==> flow/design.v <==
module Conv(
  clk,
  rst_n,
  image_valid,
  filter_valid,
  in_data,
  out_valid,
  out_data
);
input clk,rst_n,image_valid,filter_valid;
input [2:0] in_data;
output logic [8:0]out_data;
output logic out_valid;
logic [2:0] A,B,C,D,E,F,G,H,I;
logic [2:0] A1,A2,A3,A4,A5,A6,A7,A8,B1,B2,B3,B4,B5,B6,B7,B8,C1,C2,C3,C4,C5,C6,C7,C8,D1,D2,D3,D4,D5,D6,D7,D8,E1,E2,E3,E4,E5,E6,E7,E8,F1,F2,F3,F4,F5,F6,F7,F8,G1,G2,G3,G4,G5,G6,G7,G8,H1,H2,H3,H4,H5,H6,H7,H8;
logic [5:0] cntin;
logic [5:0] cnt_mul;
logic [3:0] cnt_out;
logic [8:0] CO1,CO2,CO3,CO4;
logic [8:0] CON1,CON2,CON3,CON4,CON5,CON6,CON7,CON8,CON9,CON10,CON11,CON12,CON13,CON14,CON15,CON16,CON17,CON18,CON19,CON20,CON21,CON22,CON23,CON24,CON25,CON26,CON27,CON28,CON29,CON30,CON31,CON32,CON33,CON34,CON35,CON36;
logic [2:0] i1,i2,i3,i4,i5,i6,i7,i8,i9;
logic [1:0] c_state, n_state;
logic [8:0] comp1,comp2,sol,temp_con;
parameter GET_dATA= 2'b00,MUL= 2'b01,OUT = 2'b10;
	assign comp1 = (CO1>CO2)? CO1 : CO2;
	assign comp2 = (CO3>CO4)? CO3 : CO4;
	assign sol = (comp1 >comp2)? comp1 : comp2;
always_ff @(posedge clk or negedge rst_n)
begin
	if (!rst_n) 
	begin
		out_data <= 0;
		out_valid <= 0 ;
		c_state <= 2'b00;
		cntin <=0;
		cnt_out<=0;
		cnt_mul<=0;
	end
    else        
	begin
	c_state <= n_state;
		case (c_state)
		  GET_dATA: 
			begin
				out_valid <= 0 ;
				out_data <=0;
				cnt_out<=0;
				if (filter_valid)
				begin
					A<=B;B<=C;C<=D;
					D<=E;E<=F;F<=G;
					G<=H;H<=I;I<=in_data;
				end
				else if (image_valid)
				begin
					cntin<=cntin+1;
					A1<=A2;A2<=A3;A3<=A4;A4<=A5;A5<=A6;A6<=A7;A7<=A8;A8<=B1;
					B1<=B2;B2<=B3;B3<=B4;B4<=B5;B5<=B6;B6<=B7;B7<=B8;B8<=C1;
					C1<=C2;C2<=C3;C3<=C4;C4<=C5;C5<=C6;C6<=C7;C7<=C8;C8<=D1;
					D1<=D2;D2<=D3;D3<=D4;D4<=D5;D5<=D6;D6<=D7;D7<=D8;D8<=E1;
					E1<=E2;E2<=E3;E3<=E4;E4<=E5;E5<=E6;E6<=E7;E7<=E8;E8<=F1;
					F1<=F2;F2<=F3;F3<=F4;F4<=F5;F5<=F6;F6<=F7;F7<=F8;F8<=G1;
					G1<=G2;G2<=G3;G3<=G4;G4<=G5;G5<=G6;G6<=G7;G7<=G8;G8<=H1;
					H1<=H2;H2<=H3;H3<=H4;H4<=H5;H5<=H6;H6<=H7;H7<=H8;H8<=in_data;
				end
			end
		  MUL: 
			begin
				cntin<=0;
				cnt_mul<=cnt_mul+1;
				CON1<=CON2;CON2<=CON3;CON3<=CON4;CON4<=CON5;CON5<=CON6;CON6<=CON7;CON7<=CON8;CON8<=CON9;CON9<=CON10;
				CON10<=CON11;CON11<=CON12;CON12<=CON13;CON13<=CON14;CON14<=CON15;CON15<=CON16;CON16<=CON17;CON17<=CON18;CON18<=CON19;CON19<=CON20;
				CON20<=CON21;CON21<=CON22;CON22<=CON23;CON23<=CON24;CON24<=CON25;CON25<=CON26;CON26<=CON27;CON27<=CON28;CON28<=CON29;CON29<=CON30;
				CON30<=CON31;CON31<=CON32;CON32<=CON33;CON33<=CON34;CON34<=CON35;CON35<=CON36;CON36<=temp_con;
				if (cnt_mul==0)begin
					i1<=A1;
					i2<=A2;i3<=A3;i4<=B1;i5<=B2;i6<=B3;i7<=C1;i8<=C2;i9<=C3;
				end
				else if(cnt_mul==1)begin
					i1<=A2;
					i2<=A3;i3<=A4;i4<=B2;i5<=B3;i6<=B4;i7<=C2;i8<=C3;i9<=C4;			
				end
				else if(cnt_mul==2)begin
					i1<=A3;
					i2<=A4;i3<=A5;i4<=B3;i5<=B4;i6<=B5;i7<=C3;i8<=C4;i9<=C5;				
				end
				else if(cnt_mul==3)begin
					i1<=A4;
					i2<=A5;i3<=A6;i4<=B4;i5<=B5;i6<=B6;i7<=C4;i8<=C5;i9<=C6;		
				end
				else if(cnt_mul==4)begin
					i1<=A5
					;i2<=A6;i3<=A7;i4<=B5;i5<=B6;i6<=B7;i7<=C5;i8<=C6;i9<=C7;					
				end
				else if(cnt_mul==5)begin
					i1<=A6;
					i2<=A7;i3<=A8;i4<=B6;i5<=B7;i6<=B8;i7<=C6;i8<=C7;i9<=C8;				
				end
				else if(cnt_mul==6)begin
					i1<=B1;
					i2<=B2;i3<=B3;i4<=C1;i5<=C2;i6<=C3;i7<=D1;i8<=D2;i9<=D3;
				end
				else if(cnt_mul==7)begin
					i1<=B2;
					i2<=B3;i3<=B4;i4<=C2;i5<=C3;i6<=C4;i7<=D2;i8<=D3;i9<=D4;			
				end
				else if(cnt_mul==8)begin
					i1<=B3;
					i2<=B4;i3<=B5;i4<=C3;i5<=C4;i6<=C5;i7<=D3;i8<=D4;i9<=D5;				
				end
				else if(cnt_mul==9)begin
					i1<=B4;
					i2<=B5;i3<=B6;i4<=C4;i5<=C5;i6<=C6;i7<=D4;i8<=D5;i9<=D6;		
				end
				else if(cnt_mul==10)begin
					i1<=B5;
					i2<=B6;i3<=B7;i4<=C5;i5<=C6;i6<=C7;i7<=D5;i8<=D6;i9<=D7;					
				end
				else if(cnt_mul==11)begin
					i1<=B6;
					i2<=B7;i3<=B8;i4<=C6;i5<=C7;i6<=C8;i7<=D6;i8<=D7;i9<=D8;						
				end
				else if(cnt_mul==12)begin
					i1<=C1;
					i2<=C2;i3<=C3;i4<=D1;i5<=D2;i6<=D3;i7<=E1;i8<=E2;i9<=E3;
				end
				else if(cnt_mul==13)begin
					i1<=C2;
					i2<=C3;i3<=C4;i4<=D2;i5<=D3;i6<=D4;i7<=E2;i8<=E3;i9<=E4;			
				end
				else if(cnt_mul==14)begin
					i1<=C3;
					i2<=C4;i3<=C5;i4<=D3;i5<=D4;i6<=D5;i7<=E3;i8<=E4;i9<=E5;				
				end
				else if(cnt_mul==15)begin
					i1<=C4;
					i2<=C5;i3<=C6;i4<=D4;i5<=D5;i6<=D6;i7<=E4;i8<=E5;i9<=E6;		
				end
				else if(cnt_mul==16)begin
					i1<=C5;
					i2<=C6;i3<=C7;i4<=D5;i5<=D6;i6<=D7;i7<=E5;i8<=E6;i9<=E7;					
				end
				else if(cnt_mul==17)begin
					i1<=C6;
					i2<=C7;i3<=C8;i4<=D6;i5<=D7;i6<=D8;i7<=E6;i8<=E7;i9<=E8;	
				end	
				else if (cnt_mul==18)begin
					i1<=D1;
					i2<=D2;i3<=D3;i4<=E1;i5<=E2;i6<=E3;i7<=F1;i8<=F2;i9<=F3;
				end
				else if(cnt_mul==19)begin
					i1<=D2;
					i2<=D3;i3<=D4;i4<=E2;i5<=E3;i6<=E4;i7<=F2;i8<=F3;i9<=F4;			
				end
				else if(cnt_mul==20)begin
					i1<=D3;
					i2<=D4;i3<=D5;i4<=E3;i5<=E4;i6<=E5;i7<=F3;i8<=F4;i9<=F5;				
				end
				else if(cnt_mul==21)begin
					i1<=D4;
					i2<=D5;i3<=D6;i4<=E4;i5<=E5;i6<=E6;i7<=F4;i8<=F5;i9<=F6;		
				end
				else if(cnt_mul==22)begin
					i1<=D5;
					i2<=D6;i3<=D7;i4<=E5;i5<=E6;i6<=E7;i7<=F5;i8<=F6;i9<=F7;					
				end
				else if(cnt_mul==23)begin
					i1<=D6;
					i2<=D7;i3<=D8;i4<=E6;i5<=E7;i6<=E8;i7<=F6;i8<=F7;i9<=F8;	
				end
				else if(cnt_mul==24)begin
					i1<=E1;
					i2<=E2;i3<=E3;i4<=F1;i5<=F2;i6<=F3;i7<=G1;i8<=G2;i9<=G3;
				end
				else if(cnt_mul==25)begin
					i1<=E2;
					i2<=E3;i3<=E4;i4<=F2;i5<=F3;i6<=F4;i7<=G2;i8<=G3;i9<=G4;			
				end
				else if(cnt_mul==26)begin
					i1<=E3;
					i2<=E4;i3<=E5;i4<=F3;i5<=F4;i6<=F5;i7<=G3;i8<=G4;i9<=G5;				
				end
				else if(cnt_mul==27)begin
					i1<=E4;
					i2<=E5;i3<=E6;i4<=F4;i5<=F5;i6<=F6;i7<=G4;i8<=G5;i9<=G6;		
				end
				else if(cnt_mul==28)begin
					i1<=E5;
					i2<=E6;i3<=E7;i4<=F5;i5<=F6;i6<=F7;i7<=G5;i8<=G6;i9<=G7;					
				end
				else if(cnt_mul==29)begin
					i1<=E6;
					i2<=E7;i3<=E8;i4<=F6;i5<=F7;i6<=F8;i7<=G6;i8<=G7;i9<=G8;	
				end	
				else if(cnt_mul==30)begin
					i1<=F1;
					i2<=F2;i3<=F3;i4<=G1;i5<=G2;i6<=G3;i7<=H1;i8<=H2;i9<=H3;
				end
				else if(cnt_mul==31)begin
					i1<=F2;
					i2<=F3;i3<=F4;i4<=G2;i5<=G3;i6<=G4;i7<=H2;i8<=H3;i9<=H4;			
				end
				else if(cnt_mul==32)begin
					i1<=F3;
					i2<=F4;i3<=F5;i4<=G3;i5<=G4;i6<=G5;i7<=H3;i8<=H4;i9<=H5;				
				end
				else if(cnt_mul==33)begin
					i1<=F4;
					i2<=F5;i3<=F6;i4<=G4;i5<=G5;i6<=G6;i7<=H4;i8<=H5;i9<=H6;		
				end
				else if(cnt_mul==34)begin
					i1<=F5;
					i2<=F6;i3<=F7;i4<=G5;i5<=G6;i6<=G7;i7<=H5;i8<=H6;i9<=H7;					
				end
				else if(cnt_mul==35)begin
					i1<=F6;
					i2<=F7;i3<=F8;i4<=G6;i5<=G7;i6<=G8;i7<=H6;i8<=H7;i9<=H8;	
				end
			end
		  OUT:
			begin
				cnt_mul<=0;
				cnt_out<=cnt_out+1;
				cntin <=0;
				CO1 <= CON1;CON1<=CON3;CON3<=CON5;CON5<=CON13;CON13<=CON15;CON15<=CON17;CON17<=CON25;CON25<=CON27;CON27<=CON29;
				CO2 <= CON2;CON2<=CON4;CON4<=CON6;CON6<=CON14;CON14<=CON16;CON16<=CON18;CON18<=CON26;CON26<=CON28;CON28<=CON30;
				CO3 <= CON7;CON7<=CON9;CON9<=CON11;CON11<=CON19;CON19<=CON21;CON21<=CON23;CON23<=CON31;CON31<=CON33;CON33<=CON35;
				CO4 <= CON8;CON8<=CON10;CON10<=CON12;CON12<=CON20;CON20<=CON22;CON22<=CON24;CON24<=CON32;CON32<=CON34;CON34<=CON36;
				if (cnt_out > 0 && cnt_out < 10)
				begin
					out_data<=sol;
					out_valid <= 1;
				end
			end
		endcase
    end
end	
always_comb      
begin
	n_state ='bx;
	case (c_state)
		GET_dATA: 
		    begin
			if (image_valid||filter_valid) 
				begin
				if(cntin==63) n_state = MUL;
				else n_state = GET_dATA;
				end 
			else 
				begin
				n_state = GET_dATA;
				end
			end
		MUL:
			begin
				if(cnt_mul==36)
				n_state = OUT;	
				else 
				n_state = MUL;
			end
		OUT:
			begin
			if (cnt_out == 9) n_state = GET_dATA;
			else n_state = OUT;
			end
	endcase
	temp_con = A*i1+B*i2+C*i3+D*i4+E*i5+F*i6+G*i7+H*i8+I*i9;
end
endmodule
From RTL to reports: Conv
The steps from the RTL of Conv to its reports follow in flow order.
Line numbers count from 1 in the design file above.
Operators carry their Yosys type and port widths (W data, S select, Z words).
Cell names lack the library's common part.
The mark n/a stands for no value.
- design top: Conv
- clock: clk
- cell library: sky130hd
- corner: tt_025C_1v80

Elaborated design
Source: Yosys, flattened and elaborated, memories not mapped. Widths are those after wreduce. Registers that Yosys merges into a memory's read port (data or address) are not register bits. Print and check cells do not count.
- cells after elaboration: 587
- bits in writable memories at 0
- noted flip-flop bits (word level): 634
- clocked read ports x word width: 0
- memories kept: 0
- noted ROM bits: 0
- bits of input ports: 7
- bits in latches at 0
- magnitude comparators at 5
- noted equal/unequal tests: 43
- noted $add $sub $neg: 11
- reductions and logical operators: 17
- multipliers: 9
- muxes and demuxes: 373
- divide/modulo/power cells at 0
- shift operators at 0
- bitwise operators at 1
- operator list (operator ; number):
    $mux W3 ; 324
    $pmux W9 S2 ; 33
    $mul A3 B3 Y6 ; 9
    $eq A6 B5 Y1 const B ; 16
    $eq A6 B4 Y1 const B ; 8
    $add A9 B6 Y9 ; 5
    $reduce_bool A36 Y1 ; 1
    $eq A6 B6 Y1 const B ; 6
    $mux W9 ; 4
    $gt A9 B9 Y1 ; 3
    $eq A6 B3 Y1 const B ; 4
    $pmux W6 S2 ; 2
    $add A6 B1 Y6 const B ; 2
    $eq A6 B2 Y1 const B ; 2
    $mux W6 ; 2
    $reduce_and A3 Y1 ; 3
    $add A8 B6 Y9 ; 1
    $reduce_and A2 Y1 ; 4
    $add A7 B6 Y8 ; 1
    $pmux W4 S2 ; 1
    $add A6 B6 Y7 ; 1
    $ne A2 B2 Y1 const B ; 3
    $reduce_bool A2 Y1 ; 3
    $eq A6 B1 Y1 const B ; 1
    $logic_not A6 Y1 ; 1
    $pmux W2 S3 ; 1
    $add A4 B1 Y4 const B ; 1
    $gt A4 B1 Y1 const B ; 1
Not listed: further kinds 13, cells in them 16.

Depth
Depth = most cells in a row (Yosys ltp): at word level without a register or memory, in the mapped netlist without a sequential cell, where the memories' decode and read muxes count.
- depth in word-level cells at 37
- ABC_AREA: 1
- gate-level depth with buffers at 41
- mapped depth without buffers at 40

Synthesis result
The flow's flattened synthesis, as Yosys stat reports it; memories are mapped. The netlist is that of the ABC_AREA named above (0 if unset); the other value can give another one.
- cell types (cell ; number):
    edfxtp_1 ; 606
    nand2_1 ; 1376
    o21ai_0 ; 435
    inv_1 ; 554
    a21oi_1 ; 323
    fa_1 ; 67
    ha_1 ; 83
    a221oi_1 ; 110
    dfrtp_1 ; 28
    clkbuf_1 ; 149
    nor2_1 ; 144
    o21ai_1 ; 47
    buf_2 ; 43
    a31oi_1 ; 32
    nand3_1 ; 39
    a211oi_1 ; 17
    o21bai_1 ; 17
    o211ai_1 ; 14
Not listed: further types 38, cells in them 141.
- chip area (Yosys) at 36660.2 sq um
- noted mapped flip-flops: 635
- sequential part of the area at 18924.4 sq um
- noted mapped cells: 4225

Worst setup path after synthesis
Source: OpenSTA report_checks on the synthesized netlist (no wires, ideal clock, input and output delay 20% of the period each), path of least setup slack; recovery checks are left aside. Register names are those of the netlist, which keeps one name where synthesis merged equal registers.
- path type: input-to-reg
- start: input port filter_valid
- end: register A1[0]
- library setup time at 0.747 ns
- path slack at -4.049 ns
- noted driving pins on the path: 3
- noted period: 6.0 ns
- noted data arrival time: 9.302 ns
- external input delay: 1.200 ns
- path delay: 8.849 ns
- path buffers: 0
- noted synthesis period reached: 10.049 ns
"path delay" is the arrival time less input delay plus setup time.
"driving pins on the path": output pins that drive a net of the path, with the launching flip-flop's if there is one; two outputs of one cell count as two.
"synthesis period reached" is the clock period less the worst setup slack; recovery checks do not enter. This is arithmetic on one report: input and output delays are still those of the set period (20% each).
Between the ends stands the longest chain of elaborated cells between them, by number of cells; it is not shown to be the way that was timed. Of several equally long chains one is given.
A line is the first line of the expression or statement that the cell stems from. Yosys adds cells for indexed reads and writes and turns some case tables into memories.
- cells stage by stage: inv_1 nand3_1 nor2_1
- cells in the longest elaborated chain: 2
- elaborated cells between the ends (all ways): 2
- source lines of those cells at 0
- those cells by class: logic (1); reduce/logical (1)
- ends and longest elaborated chain, post-synthesis (what ; line ; RTL):
    start, declared ; 10 ; input clk,rst_n,image_valid,filter_valid;
    $not A1 Y1 ; n/a ;
    $reduce_and A4 Y1 ; n/a ;
    end, assigned ; 57 ; A1<=A2;A2<=A3;A3<=A4;A4<=A5;A5<=A6;A6<=A7;A7<=A8;A8<=B1;
    end, declared ; 15 ; logic [2:0] A1,A2,A3,A4,A5,A6,A7,A8,B1,B2,B3,B4,B5,B6,B7,B8,C1,C2,C3,C4,C5,C6,C7,C8,D1,D2,D3,D4,D5,D6,D7,D8,E1 ...

Worst path after layout
From the final timing report of stored run 2: the path of least setup slack in the routed layout; clock arrival at registers is part of the times.
- path type: reg-to-reg
- start: register D[1]
- end: register CON36[8]
- noted data arrival time: 5.95 ns
- path buffers: 0
- noted driving pins on the path: 21
- library setup time at 0.22 ns
- path slack at 0.43 ns
- noted period: 6.0 ns
Between the ends stands the longest chain of elaborated cells between them, by number of cells; it is not shown to be the way that was timed. Of several equally long chains one is given.
- cells stage by stage: edfxtp_1 nand2_1 fa_1 fa_1 inv_1 fa_1 inv_1 fa_1 fa_1 fa_1 inv_1 ha_1 ha_1 fa_1 nand3_1 and2_1 inv_1 a21oi_1 nor2_1 nor2_1 xor2_1
- cells in the longest elaborated chain: 7
- elaborated cells between the ends (all ways): 7
- source lines of those cells at 1
- those cells by class: add/sub (6); mul (1)
- ends and longest elaborated chain, post-layout (what ; line ; RTL):
    start, declared ; 14 ; logic [2:0] A,B,C,D,E,F,G,H,I;
    start, assigned ; 51 ; D<=E;E<=F;F<=G;
    $mul A3 B3 Y6 ; 267 ; temp_con = A*i1+B*i2+C*i3+D*i4+E*i5+F*i6+G*i7+H*i8+I*i9;
    $add A8 B6 Y9 ; 267 ;
    $add A9 B6 Y9 x5 ; 267 ;
    end, assigned ; 74 ; CON30<=CON31;CON31<=CON32;CON32<=CON33;CON33<=CON34;CON34<=CON35;CON35<=CON36;CON36<=temp_con;
    end, declared ; 20 ; logic [8:0] CON1,CON2,CON3,CON4,CON5,CON6,CON7,CON8,CON9,CON10,CON11,CON12,CON13,CON14,CON15,CON16,CON17,CON18 ...

Data sheet: physical implementation of Conv

Record of 5 stored runs of the RTL-to-layout flow on Conv, platform sky130hd. The runs are unordered. Constraints: input delay and output delay 20% of the set period each, output load 0.01 pF.
"period achieved" means the clock period less the worst setup slack. The figure is calculated, with input and output delays left at 20% of the set period.
"worst setup path time" is the time allowed to the run's worst setup path (the clock period less input and output delay, where it has them) less its slack. Clock arrival times count: a late capture clock shortens it, a late launch clock lengthens it.
"total power after layout": no workload was simulated; the value follows from the tool's default switching activity.

Stored run 1
Settings were ABC_AREA = 1; CAP_MARGIN = 40; CELL_PAD_IN_SITES_DETAIL_PLACEMENT = 2; CTS_CLUSTER_DIAMETER = 217; CTS_CLUSTER_SIZE = 77; GPL_ROUTABILITY_DRIVEN = 1; PLACE_DENSITY = 0.94; TNS_END_PERCENT = 95; period_ns = 8.47; CORE_MARGIN = 2; CORE_UTILIZATION = 40; SLEW_MARGIN = 20
- incomplete, routing halted on GRT-0232

Stored run 2
Settings were ABC_AREA = 1; CELL_PAD_IN_SITES_GLOBAL_PLACEMENT = 2; CORE_ASPECT_RATIO = 0.83; CORE_MARGIN = 8; CORE_UTILIZATION = 40; CTS_CLUSTER_DIAMETER = 265; CTS_CLUSTER_SIZE = 47; MIN_ROUTING_LAYER = met2; PLACE_DENSITY_LB_ADDON = 0.28; SETUP_SLACK_MARGIN = 0.07; SLEW_MARGIN = 0; period_ns = 6.0; CAP_MARGIN = 20
- noted the total power after layout: 7.576 mW
- standard-cell area after layout: 38749.7 sq um
- area of the synthesized netlist: 36660.2 sq um
- worst setup slack after layout at 0.430 ns
- area of the die at 101636.0 sq um
- period achieved at 5.570 ns
- setup total negative slack: 0.000 ns
- worst setup path time: 5.57 ns
- type of the worst setup path: reg-to-reg

Stored run 3
Settings were CORE_UTILIZATION = 40; period_ns = 4.25; CAP_MARGIN = 20; CORE_MARGIN = 2; SLEW_MARGIN = 20
- worst setup slack after layout at -1.049 ns
- noted the total power after layout: 14.218 mW
- standard-cell area after layout: 43455.4 sq um
- area of the synthesized netlist: 36835.3 sq um
- worst setup path time: 5.30 ns
- type of the worst setup path: reg-to-reg
- setup total negative slack: -5.450 ns
- area of the die at 94531.7 sq um
- period achieved at 5.299 ns

Stored run 4
Settings were CORE_UTILIZATION = 40; period_ns = 5.63; CAP_MARGIN = 20; CORE_MARGIN = 2; SLEW_MARGIN = 20
- standard-cell area after layout: 40844.2 sq um
- worst setup path time: 5.43 ns
- type of the worst setup path: reg-to-reg
- area of the die at 94531.7 sq um
- period achieved at 5.433 ns
- worst setup slack after layout at 0.197 ns
- area of the synthesized netlist: 36835.3 sq um
- setup total negative slack: 0.000 ns
- noted the total power after layout: 10.573 mW

Stored run 5
Settings were CORE_ASPECT_RATIO = 1.32; CORE_MARGIN = 9; CORE_UTILIZATION = 60; GPL_TIMING_DRIVEN = 1; HOLD_SLACK_MARGIN = 0.28; MIN_ROUTING_LAYER = met2; PLACE_DENSITY_LB_ADDON = 0.22; SETUP_SLACK_MARGIN = 0.27; TNS_END_PERCENT = 25; period_ns = 3.69; CAP_MARGIN = 20; SLEW_MARGIN = 20
- incomplete, routing halted on GRT-0232
